==> flow/design.v <==
module data_source (
    input wire clk,
    input wire rst_n,
    output reg fifo_write_valid,
    output reg [8:0] fifo_write_data,
    input wire fifo_write_ready,
    output reg lcd_resetn
);
localparam MAX_CMDS = 69;
reg [8:0] init_cmd[MAX_CMDS:0];
localparam INIT_RESET   = 4'd0;
localparam INIT_PREPARE = 4'd1;
localparam INIT_WAKEUP  = 4'd2;
localparam INIT_SNOOZE  = 4'd3;
localparam INIT_WORKING = 4'd4;
localparam SEND_PIXEL_H = 4'd5;
localparam SEND_PIXEL_L = 4'd6;
localparam FRAME_DONE   = 4'd7;
localparam CNT_100MS = 32'd2700000;
localparam CNT_120MS = 32'd3240000;
localparam CNT_200MS = 32'd5400000;
reg [3:0] init_state;
reg [6:0] cmd_index;
reg [31:0] delay_cnt;
reg [15:0] pixel_cnt;
reg [15:0] pixel_data;
reg [3:0] frame_cmd_index;
localparam LCD_WIDTH = 240;
localparam LCD_HEIGHT = 135;
localparam PIXEL_COUNT = LCD_WIDTH * LCD_HEIGHT;
localparam COLOR_BLUE  = 16'h001F;
localparam COLOR_GREEN = 16'h07E0;
localparam COLOR_RED   = 16'hF800;
localparam CMD_CASET = 9'h02A;
localparam CMD_RASET = 9'h02B;
localparam CMD_RAMWR = 9'h02C;
initial begin
    init_cmd[0] = 9'h036;
    init_cmd[1] = 9'h170;
    init_cmd[2] = 9'h03A;
    init_cmd[3] = 9'h105;
    init_cmd[4] = 9'h0B2;
    init_cmd[5] = 9'h10C;
    init_cmd[6] = 9'h10C;
    init_cmd[7] = 9'h100;
    init_cmd[8] = 9'h133;
    init_cmd[9] = 9'h133;
    init_cmd[10] = 9'h0B7;
    init_cmd[11] = 9'h135;
    init_cmd[12] = 9'h0BB;
    init_cmd[13] = 9'h119;
    init_cmd[14] = 9'h0C0;
    init_cmd[15] = 9'h12C;
    init_cmd[16] = 9'h0C2;
    init_cmd[17] = 9'h101;
    init_cmd[18] = 9'h0C3;
    init_cmd[19] = 9'h112;
    init_cmd[20] = 9'h0C4;
    init_cmd[21] = 9'h120;
    init_cmd[22] = 9'h0C6;
    init_cmd[23] = 9'h10F;
    init_cmd[24] = 9'h0D0;
    init_cmd[25] = 9'h1A4;
    init_cmd[26] = 9'h1A1;
    init_cmd[27] = 9'h0E0;
    init_cmd[28] = 9'h1D0;
    init_cmd[29] = 9'h104;
    init_cmd[30] = 9'h10D;
    init_cmd[31] = 9'h111;
    init_cmd[32] = 9'h113;
    init_cmd[33] = 9'h12B;
    init_cmd[34] = 9'h13F;
    init_cmd[35] = 9'h154;
    init_cmd[36] = 9'h14C;
    init_cmd[37] = 9'h118;
    init_cmd[38] = 9'h10D;
    init_cmd[39] = 9'h10B;
    init_cmd[40] = 9'h11F;
    init_cmd[41] = 9'h123;
    init_cmd[42] = 9'h0E1;
    init_cmd[43] = 9'h1D0;
    init_cmd[44] = 9'h104;
    init_cmd[45] = 9'h10C;
    init_cmd[46] = 9'h111;
    init_cmd[47] = 9'h113;
    init_cmd[48] = 9'h12C;
    init_cmd[49] = 9'h13F;
    init_cmd[50] = 9'h144;
    init_cmd[51] = 9'h151;
    init_cmd[52] = 9'h12F;
    init_cmd[53] = 9'h11F;
    init_cmd[54] = 9'h11F;
    init_cmd[55] = 9'h120;
    init_cmd[56] = 9'h123;
    init_cmd[57] = 9'h021;
    init_cmd[58] = 9'h029;
    init_cmd[59] = 9'h02A;
    init_cmd[60] = 9'h100;
    init_cmd[61] = 9'h128;
    init_cmd[62] = 9'h101;
    init_cmd[63] = 9'h117;
    init_cmd[64] = 9'h02B;
    init_cmd[65] = 9'h100;
    init_cmd[66] = 9'h135;
    init_cmd[67] = 9'h100;
    init_cmd[68] = 9'h1BB;
    init_cmd[69] = 9'h02C;
end
always @(posedge clk or negedge rst_n) begin
    if (!rst_n) begin
        init_state <= INIT_RESET;
        cmd_index <= 0;
        delay_cnt <= 0;
        pixel_cnt <= 0;
        pixel_data <= 0;
        frame_cmd_index <= 0;
        lcd_resetn <= 0;
        fifo_write_valid <= 0;
        fifo_write_data <= 0;
    end else begin
        fifo_write_valid <= 0;
        case (init_state)
            INIT_RESET: begin
                lcd_resetn <= 0;
                if (delay_cnt == CNT_100MS) begin
                    delay_cnt <= 0;
                    init_state <= INIT_PREPARE;
                    lcd_resetn <= 1;
                end else begin
                    delay_cnt <= delay_cnt + 1;
                end
            end
            INIT_PREPARE: begin
                if (delay_cnt == CNT_200MS) begin
                    delay_cnt <= 0;
                    init_state <= INIT_WAKEUP;
                end else begin
                    delay_cnt <= delay_cnt + 1;
                end
            end
            INIT_WAKEUP: begin
                if (fifo_write_ready && !fifo_write_valid) begin
                    fifo_write_valid <= 1;
                    fifo_write_data <= 9'h011;
                    init_state <= INIT_SNOOZE;
                end
            end
            INIT_SNOOZE: begin
                if (delay_cnt == CNT_120MS) begin
                    delay_cnt <= 0;
                    cmd_index <= 0;
                    init_state <= INIT_WORKING;
                end else begin
                    delay_cnt <= delay_cnt + 1;
                end
            end
            INIT_WORKING: begin
                if (cmd_index <= MAX_CMDS) begin
                    if (fifo_write_ready && !fifo_write_valid) begin
                        fifo_write_valid <= 1;
                        fifo_write_data <= init_cmd[cmd_index];
                        cmd_index <= cmd_index + 1;
                    end
                end else begin
                    init_state <= SEND_PIXEL_H;
                    pixel_cnt <= 0;
                end
            end
            SEND_PIXEL_H: begin
                if (pixel_cnt < PIXEL_COUNT) begin
                    if (pixel_cnt < (PIXEL_COUNT / 3))
                        pixel_data <= COLOR_BLUE;
                    else if (pixel_cnt < (PIXEL_COUNT * 2 / 3))
                        pixel_data <= COLOR_GREEN;
                    else
                        pixel_data <= COLOR_RED;
                    if (fifo_write_ready && !fifo_write_valid) begin
                        fifo_write_valid <= 1;
                        fifo_write_data <= {1'b1, pixel_data[15:8]};
                        init_state <= SEND_PIXEL_L;
                    end
                end else begin
                    init_state <= FRAME_DONE;
                    frame_cmd_index <= 0;
                end
            end
            SEND_PIXEL_L: begin
                if (fifo_write_ready && !fifo_write_valid) begin
                    fifo_write_valid <= 1;
                    fifo_write_data <= {1'b1, pixel_data[7:0]};
                    pixel_cnt <= pixel_cnt + 1;
                    init_state <= SEND_PIXEL_H;
                end
            end
            FRAME_DONE: begin
                if (fifo_write_ready && !fifo_write_valid) begin
                    fifo_write_valid <= 1;
                    case (frame_cmd_index)
                        4'd0: fifo_write_data <= CMD_CASET;
                        4'd1: fifo_write_data <= 9'h100;
                        4'd2: fifo_write_data <= 9'h128;
                        4'd3: fifo_write_data <= 9'h101;
                        4'd4: fifo_write_data <= 9'h117;
                        4'd5: fifo_write_data <= CMD_RASET;
                        4'd6: fifo_write_data <= 9'h100;
                        4'd7: fifo_write_data <= 9'h135;
                        4'd8: fifo_write_data <= 9'h100;
                        4'd9: fifo_write_data <= 9'h1BB;
                        4'd10: fifo_write_data <= CMD_RAMWR;
                    endcase
                    if (frame_cmd_index == 4'd10) begin
                        frame_cmd_index <= 0;
                        pixel_cnt <= 0;
                        init_state <= SEND_PIXEL_H;
                    end else begin
                        frame_cmd_index <= frame_cmd_index + 1;
                    end
                end
            end
            default: init_state <= INIT_RESET;
        endcase
    end
end
endmodule
module fifo #(
    parameter DEPTH = 16,
    parameter WIDTH = 9
) (
    input wire clk,
    input wire rst_n,
    input wire read_ready,
    output wire read_valid,
    output reg [WIDTH-1:0] read_data,
    output wire write_ready,
    input wire write_valid,
    input wire [WIDTH-1:0] write_data
);
localparam PTR_BITS = $clog2(DEPTH);
reg [WIDTH-1:0] data [DEPTH-1:0];
reg [PTR_BITS:0] wr_ptr, rd_ptr;
wire [PTR_BITS:0] n = wr_ptr - rd_ptr;
integer i;
always @(posedge clk or negedge rst_n) begin
    if (!rst_n) begin
        for (i = 0; i < DEPTH; i = i + 1) begin
            data[i] <= 0;
        end
        wr_ptr <= 0;
        rd_ptr <= 0;
        read_data <= 0;
    end else begin
        if (write_valid && write_ready) begin
            data[wr_ptr[PTR_BITS-1:0]] <= write_data;
            wr_ptr <= wr_ptr + 1;
        end
        if (read_valid && read_ready) begin
            read_data <= data[rd_ptr[PTR_BITS-1:0]];
            rd_ptr <= rd_ptr + 1;
        end
    end
end
assign read_valid = (n != 0);
assign write_ready = (n != DEPTH);
endmodule
module serializer(
    input clk,
    input rst_n,
    input fifo_valid,         
    input [8:0] fifo_data,   
    output fifo_read_ready,   
    output reg CS,          
    output reg SCLK,       
    output reg D_C,          
    output reg SDA          
);
    localparam IDLE  = 2'd0;
    localparam LOAD  = 2'd1;
    localparam SHIFT = 2'd2;
    localparam DONE  = 2'd3;
    reg [1:0] state;
    reg [7:0] shift_reg;  
    reg [2:0] crt;   
    assign fifo_read_ready = (state == IDLE);
    always @(posedge clk or negedge rst_n) begin
        if (!rst_n) begin
            state     <= IDLE;
            shift_reg <= 8'd0;
            crt   <= 0;
            CS        <= 1;  
            SCLK      <= 0;
            D_C       <= 0;
            SDA       <= 0;
        end else begin
            case (state)
                IDLE: begin
                    CS   <= 1;
                    SCLK <= 0;
                    if (fifo_valid) begin
                        state <= LOAD;
                    end
                end
                LOAD: begin
                    D_C       <= fifo_data[8];  
                    shift_reg <= fifo_data[7:0];
                    crt <= 3'd7;  
                    CS        <= 0;  
                    state     <= SHIFT;
                end
                SHIFT: begin                 
                    if (SCLK == 0) begin
                        SCLK <= 1;
                        SDA  <= shift_reg[crt];
                    end else begin
                        SCLK <= 0;
                        if (crt == 0)
                            state <= DONE;
                        else
                            crt <= crt - 1;
                    end
                end
                DONE: begin
                    CS    <= 1; 
                    state <= IDLE;
                end
                default: state <= IDLE;
            endcase
        end
    end
endmodule
module lcd_driver_top (
    input  wire clk,
    input  wire rst_n,
    output wire lcd_resetn,
    output wire lcd_cs,
    output wire lcd_dc,
    output wire lcd_sclk,
    output wire lcd_sda
);
wire ds_fifo_write_valid;
wire [8:0] ds_fifo_write_data;
wire ds_fifo_write_ready;
wire fifo_serial_read_valid;
wire [8:0] fifo_serial_read_data;
wire fifo_serial_read_ready;
data_source data_source_inst (
    .clk(clk),
    .rst_n(rst_n),
    .fifo_write_valid(ds_fifo_write_valid),
    .fifo_write_data(ds_fifo_write_data),
    .fifo_write_ready(ds_fifo_write_ready),
    .lcd_resetn(lcd_resetn)
);
fifo #(
    .DEPTH(16),
    .WIDTH(9)
) fifo_inst (
    .clk(clk),
    .rst_n(rst_n),
    .read_ready(fifo_serial_read_ready),
    .read_valid(fifo_serial_read_valid),
    .read_data(fifo_serial_read_data),
    .write_ready(ds_fifo_write_ready),
    .write_valid(ds_fifo_write_valid),
    .write_data(ds_fifo_write_data)
);
serializer serializer_inst (
    .clk(clk),
    .rst_n(rst_n),
    .fifo_valid(fifo_serial_read_valid),
    .fifo_data(fifo_serial_read_data),
    .fifo_read_ready(fifo_serial_read_ready),
    .CS(lcd_cs),
    .SCLK(lcd_sclk),
    .D_C(lcd_dc),
    .SDA(lcd_sda)
);
endmodule
======== Tool chain data of lcd_driver_top ========
Module lcd_driver_top before and after one edit of its RTL, step after step.
Lines under "unedited" count in the file above, lines under "edited" in the edited file.
"difference" is "edited" less "unedited", of the values as shown; "relative change" is that difference over "unedited", in percent.
Operators: Yosys type, input widths -> output width; for muxes data width and select width s.
Library cell names are shortened.
Not given: n/a
design
  design top .............................. lcd_driver_top
  clock port .............................. clk
  cell library ............................ sky130hd
  library corner .......................... tt_025C_1v80

======== The edit ========
Unified diff, file above to edited file.
A script made this edit. It was not meant as an optimisation and need not keep what the design does.
begin of diff
@@ -352,5 +352,5 @@
 );
 fifo #(
-    .DEPTH(16),
+    .DEPTH(32),
     .WIDTH(9)
 ) fifo_inst (
end of diff

======== After elaboration ========
Counts by Yosys on the flattened word-level netlist (proc, flatten, opt, wreduce). Print and check cells are left out. Cells with the same type and inputs are merged into one.
Yosys's memory passes give these memory sizes; they may raise the number of words (mostly to a power of two), join words into wider ones and drop unused or constant bits.
bit counts
  what                        unedited  edited  difference  relative change (%)
  bits in read-only memories  630       630     0           0.00
  output and inout port bits  5         5       0           0.00
  cells after elaboration     226       290     +64         +28.32
  bits in registers           270       416     +146        +54.07
  bits of input ports         2         2       0           0.00
  memory cells                1         1       0           0.00
memory list
  what                                          unedited                                   edited
  shape (words x width / read and write ports)  data_source_inst.init_cmd 70 x 9 bit 1R0W  data_source_inst.init_cmd 70 x 9 bit 1R0W
operators by class
  what                           unedited  edited  difference  relative change (%)
  mux-type cells                 55        55      0           0.00
  add/sub/neg operators          8         8       0           0.00
  equality and inequality tests  73        105     +32         +43.84
  order comparisons              4         4       0           0.00
  reduce/logical cells           48        64      +16         +33.33
  bitwise gates (word level)     1         1       0           0.00
  shifts and indexed selects     1         1       0           0.00
operator list
  kind                 unedited  edited  difference  relative change (%)
  $eq 5x5->1 const B   0         32      +32         n/a
  $eq 4x4->1 const B   19        3       -16         -84.21
  $reduce_and 2->1     18        34      +16         +88.89
  $eq 5x4->1 const B   0         16      +16         n/a
  $eq 4x3->1 const B   16        8       -8          -50.00
  $eq 5x3->1 const B   0         8       +8          n/a
  $eq 4x2->1 const B   8         4       -4          -50.00
  $eq 5x2->1 const B   0         4       +4          n/a
  $eq 4x1->1 const B   4         2       -2          -50.00
  $logic_not 4->1      4         2       -2          -50.00
  $add 5x1->5 const B  2         0       -2          -100.00
  $add 6x1->6 const B  0         2       +2          n/a
  $eq 5x1->1 const B   0         2       +2          n/a
  $logic_not 5->1      0         2       +2          n/a
  $reduce_bool 5->1    2         1       -1          -50.00
  $ne 5x5->1 const B   1         0       -1          -100.00
  $pmux 9 s16          1         0       -1          -100.00
  $sub 5x5->5          1         0       -1          -100.00
  $ne 6x6->1 const B   0         1       +1          n/a
  $pmux 9 s32          0         1       +1          n/a
  $reduce_bool 6->1    0         1       +1          n/a
  $sub 6x6->6          0         1       +1          n/a
  $mux 4               13        13      0           0.00
  $ne 2x1->1 const B   13        13      0           0.00
  $mux 9               7         7       0           0.00
  $mux 16              6         6       0           0.00
  $mux 1               5         5       0           0.00
  $reduce_bool 2->1    5         5       0           0.00
The list need not be complete.

======== Logic depth ========
Longest topological path by Yosys (ltp), each cell counted once; first at word level (registers and memories cut), then after technology mapping (sequential cells cut; the memories' decode and read muxes count).
depth
  what                           unedited  edited  difference  relative change (%)
  word-level depth               6         6       0           0.00
  ABC_AREA                       0         0       n/a         n/a
  depth in mapped cells          11        14      +3          +27.27
  gate-level depth less buffers  8         10      +2          +25.00

======== After synthesis ========
Yosys stat after the flow's synthesis: flattened, memories mapped to cells. It holds for the ABC_AREA given above (unset counts as 0); a run with the other value may have another netlist.
mapped netlist
  what                               unedited  edited   difference  relative change (%)
  standard cells after synthesis     1301      1830     +529        +40.66
  cell area after synthesis (um2)    13960.9   20935.1  +6974.2     +49.96
  buffer cells                       88        125      +37         +42.05
  mapped flip-flops                  263       409      +146        +55.51
  sequential part of the area (um2)  6585.1    10238.6  +3653.5     +55.48
cells by type
  type      unedited  edited  difference  relative change (%)
  mux2_2    155       313     +158        +101.94
  dfrtp_1   260       406     +146        +56.15
  nand2_1   91        141     +50         +54.95
  mux2i_1   7         40      +33         +471.43
  a21oi_1   60        34      -26         -43.33
  clkbuf_1  69        89      +20         +28.99
  nor2_1    67        85      +18         +26.87
  a32oi_1   3         21      +18         +600.00
  a22oi_1   18        34      +16         +88.89
  nor3_1    17        32      +15         +88.24
  o22ai_1   4         16      +12         +300.00
  nand4_1   15        23      +8          +53.33
  or3_1     11        3       -8          -72.73
  or4_1     10        2       -8          -80.00
  o211ai_1  7         15      +8          +114.29
  and2_1    5         13      +8          +160.00
  buf_2     3         11      +8          +266.67
  clkbuf_8  0         8       +8          n/a
The list need not be complete.
The figures by module come from a second, unflattened synthesis with its own total; it is not the netlist above.
second synthesis, totals
  what                                           unedited  edited   difference  relative change (%)
  cells (unflattened synthesis)                  1338      1865     +527        +39.39
  area total of the unflattened synthesis (um2)  14219.9   21141.5  +6921.6     +48.68
Each row is one instance without its submodules.
by module, unedited
  module          times used  sequential area (um2)  area (um2)  cells
  fifo            1           4078.9                 7771.2      606
  data_source     1           2028.2                 5615.4      668
  serializer      1           478.0                  833.3       64
  lcd_driver_top  1           0.0                    0.0         0
by module, edited
  module          times used  sequential area (um2)  area (um2)  cells
  fifo            1           7732.4                 14961.8     1177
  data_source     1           2028.2                 5343.9      624
  serializer      1           478.0                  835.8       64
  lcd_driver_top  1           0.0                    0.0         0

======== Worst setup path after synthesis ========
Path of least setup slack by OpenSTA after synthesis, without wires, with an ideal clock, recovery checks aside; 20% of the period is set as input and as output delay. Where synthesis merged equal registers, the netlist keeps one of their names.
timing path after synthesis
  what                                 unedited                        edited                          difference  relative change (%)
  kind                                 register -> register            register -> register            n/a         n/a
  start point                          register fifo_inst.rd_ptr[2]    register fifo_inst.rd_ptr[2]    n/a         n/a
  end point                            register fifo_inst.data[15][0]  register fifo_inst.data[23][8]  n/a         n/a
  setup time (ns)                      0.125                           0.128                           +0.003      n/a
  stages                               12                              14                              +2          +16.67
  clock period (ns)                    10.0                            10.0                            0.0         0.00
  data required time (ns)              9.875                           9.872                           -0.003      -0.03
  launch time at the first pin (ns)    0.000                           0.000                           0.000       n/a
  arrival time (ns)                    3.151                           3.627                           +0.476      +15.11
  delay of the path (ns)               3.276                           3.755                           +0.479      +14.62
  path buffers                         3                               5                               +2          +66.67
  setup slack (ns)                     6.725                           6.246                           -0.479      n/a
  period reached after synthesis (ns)  3.275                           3.754                           +0.479      +14.63
"delay of the path" = arrival - input delay + setup time.
"stages" counts driving pins, that of a launching flip-flop among them; a cell with two outputs on the path counts twice.
"period reached after synthesis" = period - worst setup slack (recovery checks aside). The figure is calculated, with input and output delays left at 20% of the set period.
The rows between start and end are the longest chain of elaborated cells between them; the timing report does not say that the signal goes this way. Where chains are equally long, one stands for them.
A line is the first line of the expression or statement that the cell stems from. Yosys adds cells for indexed reads and writes and turns some case tables into memories.
Lines with a computed index may be missing from the assigning lines.
between the ends, after synthesis, unedited
  cell sequence ........................... dfrtp_1 clkbuf_1 inv_1 clkbuf_1 ha_1 and3b_1 or4_4 a211o_2 and3_4 buf_6 nand3_4 mux2_2
  length of the longest elaborated chain .. 4
  elaborated cells on any way between the ends .. 4
  source lines of those cells ............. 3
  those cells by class .................... 1 x add/sub; 1 x eq/ne; 2 x reduce/logical
ends and longest elaborated chain, after synthesis, unedited
  what               line  RTL
  start, declared    240   reg [PTR_BITS:0] wr_ptr, rd_ptr;
  start, assigned    249   rd_ptr <= 0;
  start, assigned    258   rd_ptr <= rd_ptr + 1;
  $sub 5x5->5        241   wire [PTR_BITS:0] n = wr_ptr - rd_ptr;
  $ne 5x5->1         263   assign write_ready = (n != DEPTH);
  $logic_and 1x1->1  252   if (write_valid && write_ready) begin
  $reduce_and 2->1   n/a
  end, assigned      246   data[i] <= 0;
  end, declared      239   reg [WIDTH-1:0] data [DEPTH-1:0];
between the ends, after synthesis, edited
  cell sequence ........................... dfrtp_1 clkbuf_1 clkbuf_1 clkbuf_1 inv_1 ha_1 or2_1 o221a_1 a22o_1 o221a_4 buf_6 or4b_1 buf_4 mux2_1
  length of the longest elaborated chain .. 4
  elaborated cells on any way between the ends .. 4
  source lines of those cells ............. 3
  those cells by class .................... 1 x add/sub; 1 x eq/ne; 2 x reduce/logical
ends and longest elaborated chain, after synthesis, edited
  what               line  RTL
  start, declared    240   reg [PTR_BITS:0] wr_ptr, rd_ptr;
  start, assigned    249   rd_ptr <= 0;
  start, assigned    258   rd_ptr <= rd_ptr + 1;
  $sub 6x6->6        241   wire [PTR_BITS:0] n = wr_ptr - rd_ptr;
  $ne 6x6->1         263   assign write_ready = (n != DEPTH);
  $logic_and 1x1->1  252   if (write_valid && write_ready) begin
  $reduce_and 2->1   n/a
  end, assigned      246   data[i] <= 0;
  end, declared      239   reg [WIDTH-1:0] data [DEPTH-1:0];

======== Timing after layout ========
From the final timing report of the runs of pair 1: the path of least setup slack in the routed layout; clock arrival at registers is part of the times.
timing path after layout
  what                               unedited                        edited                          difference  relative change (%)
  kind                               register -> register            register -> register            n/a         n/a
  start point                        register fifo_inst.wr_ptr[2]    register fifo_inst.wr_ptr[2]    n/a         n/a
  end point                          register fifo_inst.data[10][8]  register fifo_inst.data[24][1]  n/a         n/a
  path buffers                       0                               1                               +1          n/a
  stages                             8                               10                              +2          +25.00
  launch time at the first pin (ns)  0.55                            0.56                            +0.01       +1.82
  clock period (ns)                  3.77                            3.77                            0.00        0.00
  setup slack (ns)                   0.65                            0.24                            -0.41       n/a
  arrival time (ns)                  3.58                            3.98                            +0.40       +11.17
  setup time (ns)                    0.11                            0.11                            0.00        n/a
  data required time (ns)            4.23                            4.22                            -0.01       -0.24
The rows between start and end are the longest chain of elaborated cells between them; the timing report does not say that the signal goes this way. Where chains are equally long, one stands for them.
Lines with a computed index may be missing from the assigning lines.
between the ends, after layout, unedited
  cell sequence ........................... dfrtp_1 ha_1 and3b_1 or4_4 a211oi_2 nor2_2 nand4b_2 mux2_2
  length of the longest elaborated chain .. 4
  elaborated cells on any way between the ends .. 5
  source lines of those cells ............. 4
  those cells by class .................... 1 x add/sub; 2 x eq/ne; 2 x reduce/logical
ends and longest elaborated chain, after layout, unedited
  what               line  RTL
  start, declared    240   reg [PTR_BITS:0] wr_ptr, rd_ptr;
  start, assigned    248   wr_ptr <= 0;
  start, assigned    254   wr_ptr <= wr_ptr + 1;
  $sub 5x5->5        241   wire [PTR_BITS:0] n = wr_ptr - rd_ptr;
  $ne 5x5->1         263   assign write_ready = (n != DEPTH);
  $logic_and 1x1->1  252   if (write_valid && write_ready) begin
  $reduce_and 2->1   n/a
  end, assigned      246   data[i] <= 0;
  end, declared      239   reg [WIDTH-1:0] data [DEPTH-1:0];
between the ends, after layout, edited
  cell sequence ........................... dfrtp_1 ha_1 or2_1 o22ai_1 nor4b_1 o221a_4 nor3b_1 buf_4 nand2_1 mux2_2
  length of the longest elaborated chain .. 4
  elaborated cells on any way between the ends .. 5
  source lines of those cells ............. 4
  those cells by class .................... 1 x add/sub; 2 x eq/ne; 2 x reduce/logical
ends and longest elaborated chain, after layout, edited
  what               line  RTL
  start, declared    240   reg [PTR_BITS:0] wr_ptr, rd_ptr;
  start, assigned    248   wr_ptr <= 0;
  start, assigned    254   wr_ptr <= wr_ptr + 1;
  $sub 6x6->6        241   wire [PTR_BITS:0] n = wr_ptr - rd_ptr;
  $ne 6x6->1         263   assign write_ready = (n != DEPTH);
  $logic_and 1x1->1  252   if (write_valid && write_ready) begin
  $reduce_and 2->1   n/a
  end, assigned      246   data[i] <= 0;
  end, declared      239   reg [WIDTH-1:0] data [DEPTH-1:0];

======== Layout results ========
Both versions went through the flow (Yosys, OpenROAD) with the same settings in each pair. Constraints: input delay and output delay 20% of the set period each, output load 0.01 pF.
flow settings, pair 1
  period_ns ............................... 3.77
  CAP_MARGIN .............................. 20
  CORE_MARGIN ............................. 2
  CORE_UTILIZATION ........................ 40
  SLEW_MARGIN ............................. 20
results, pair 1
  what                                   unedited  edited   difference  relative change (%)
  total design power (mW)                6.037     8.830    +2.793      +46.26
  sum of negative setup slack (ns)       0.000     0.000    0.000       n/a
  smallest setup slack (ns)              0.647     0.239    -0.408      n/a
  cell area after synthesis (um2)        13960.9   20935.1  +6974.2     +49.96
  utilization after routing (%)          45.3      45.4     +0.1        n/a
  die area (um2)                         36412.3   54184.2  +17771.9    +48.81
  standard-cell area after layout (um2)  15596.2   23374.9  +7778.7     +49.88
  period reached (ns)                    3.123     3.531    +0.408      +13.06
flow settings, pair 2
  CELL_PAD_IN_SITES_GLOBAL_PLACEMENT ...... 2
  CORE_UTILIZATION ........................ 15
  CTS_CLUSTER_SIZE ........................ 82
  GPL_TIMING_DRIVEN ....................... 0
  HOLD_SLACK_MARGIN ....................... 0.08
  PLACE_DENSITY ........................... 0.48
  SETUP_SLACK_MARGIN ...................... 0.87
  period_ns ............................... 3.91
  CAP_MARGIN .............................. 20
  CORE_MARGIN ............................. 2
  SLEW_MARGIN ............................. 20
results, pair 2
  what                                   unedited  edited    difference  relative change (%)
  total design power (mW)                5.729     9.373     +3.644      +63.61
  sum of negative setup slack (ns)       0.000     0.000     0.000       n/a
  smallest setup slack (ns)              0.785     0.585     -0.200      n/a
  cell area after synthesis (um2)        13960.9   20935.1   +6974.2     +49.96
  utilization after routing (%)          19.5      20.8      +1.3        n/a
  die area (um2)                         95530.4   142570.0  +47039.6    +49.24
  worst hold slack (ns)                  0.468     0.466     -0.002      n/a
  standard-cell area after layout (um2)  17888.4   28865.2   +10976.8    +61.36
  period reached (ns)                    3.125     3.325     +0.200      +6.40
"period reached" is the run's clock period less its worst setup slack. It is reckoned from that one timing run; input and output delays stay at 20% of the period that was set.
By "total design power" is meant OpenSTA's value without simulated activity: inputs other than the clock are taken to toggle once in ten clock periods, and the tool carries that through the logic.
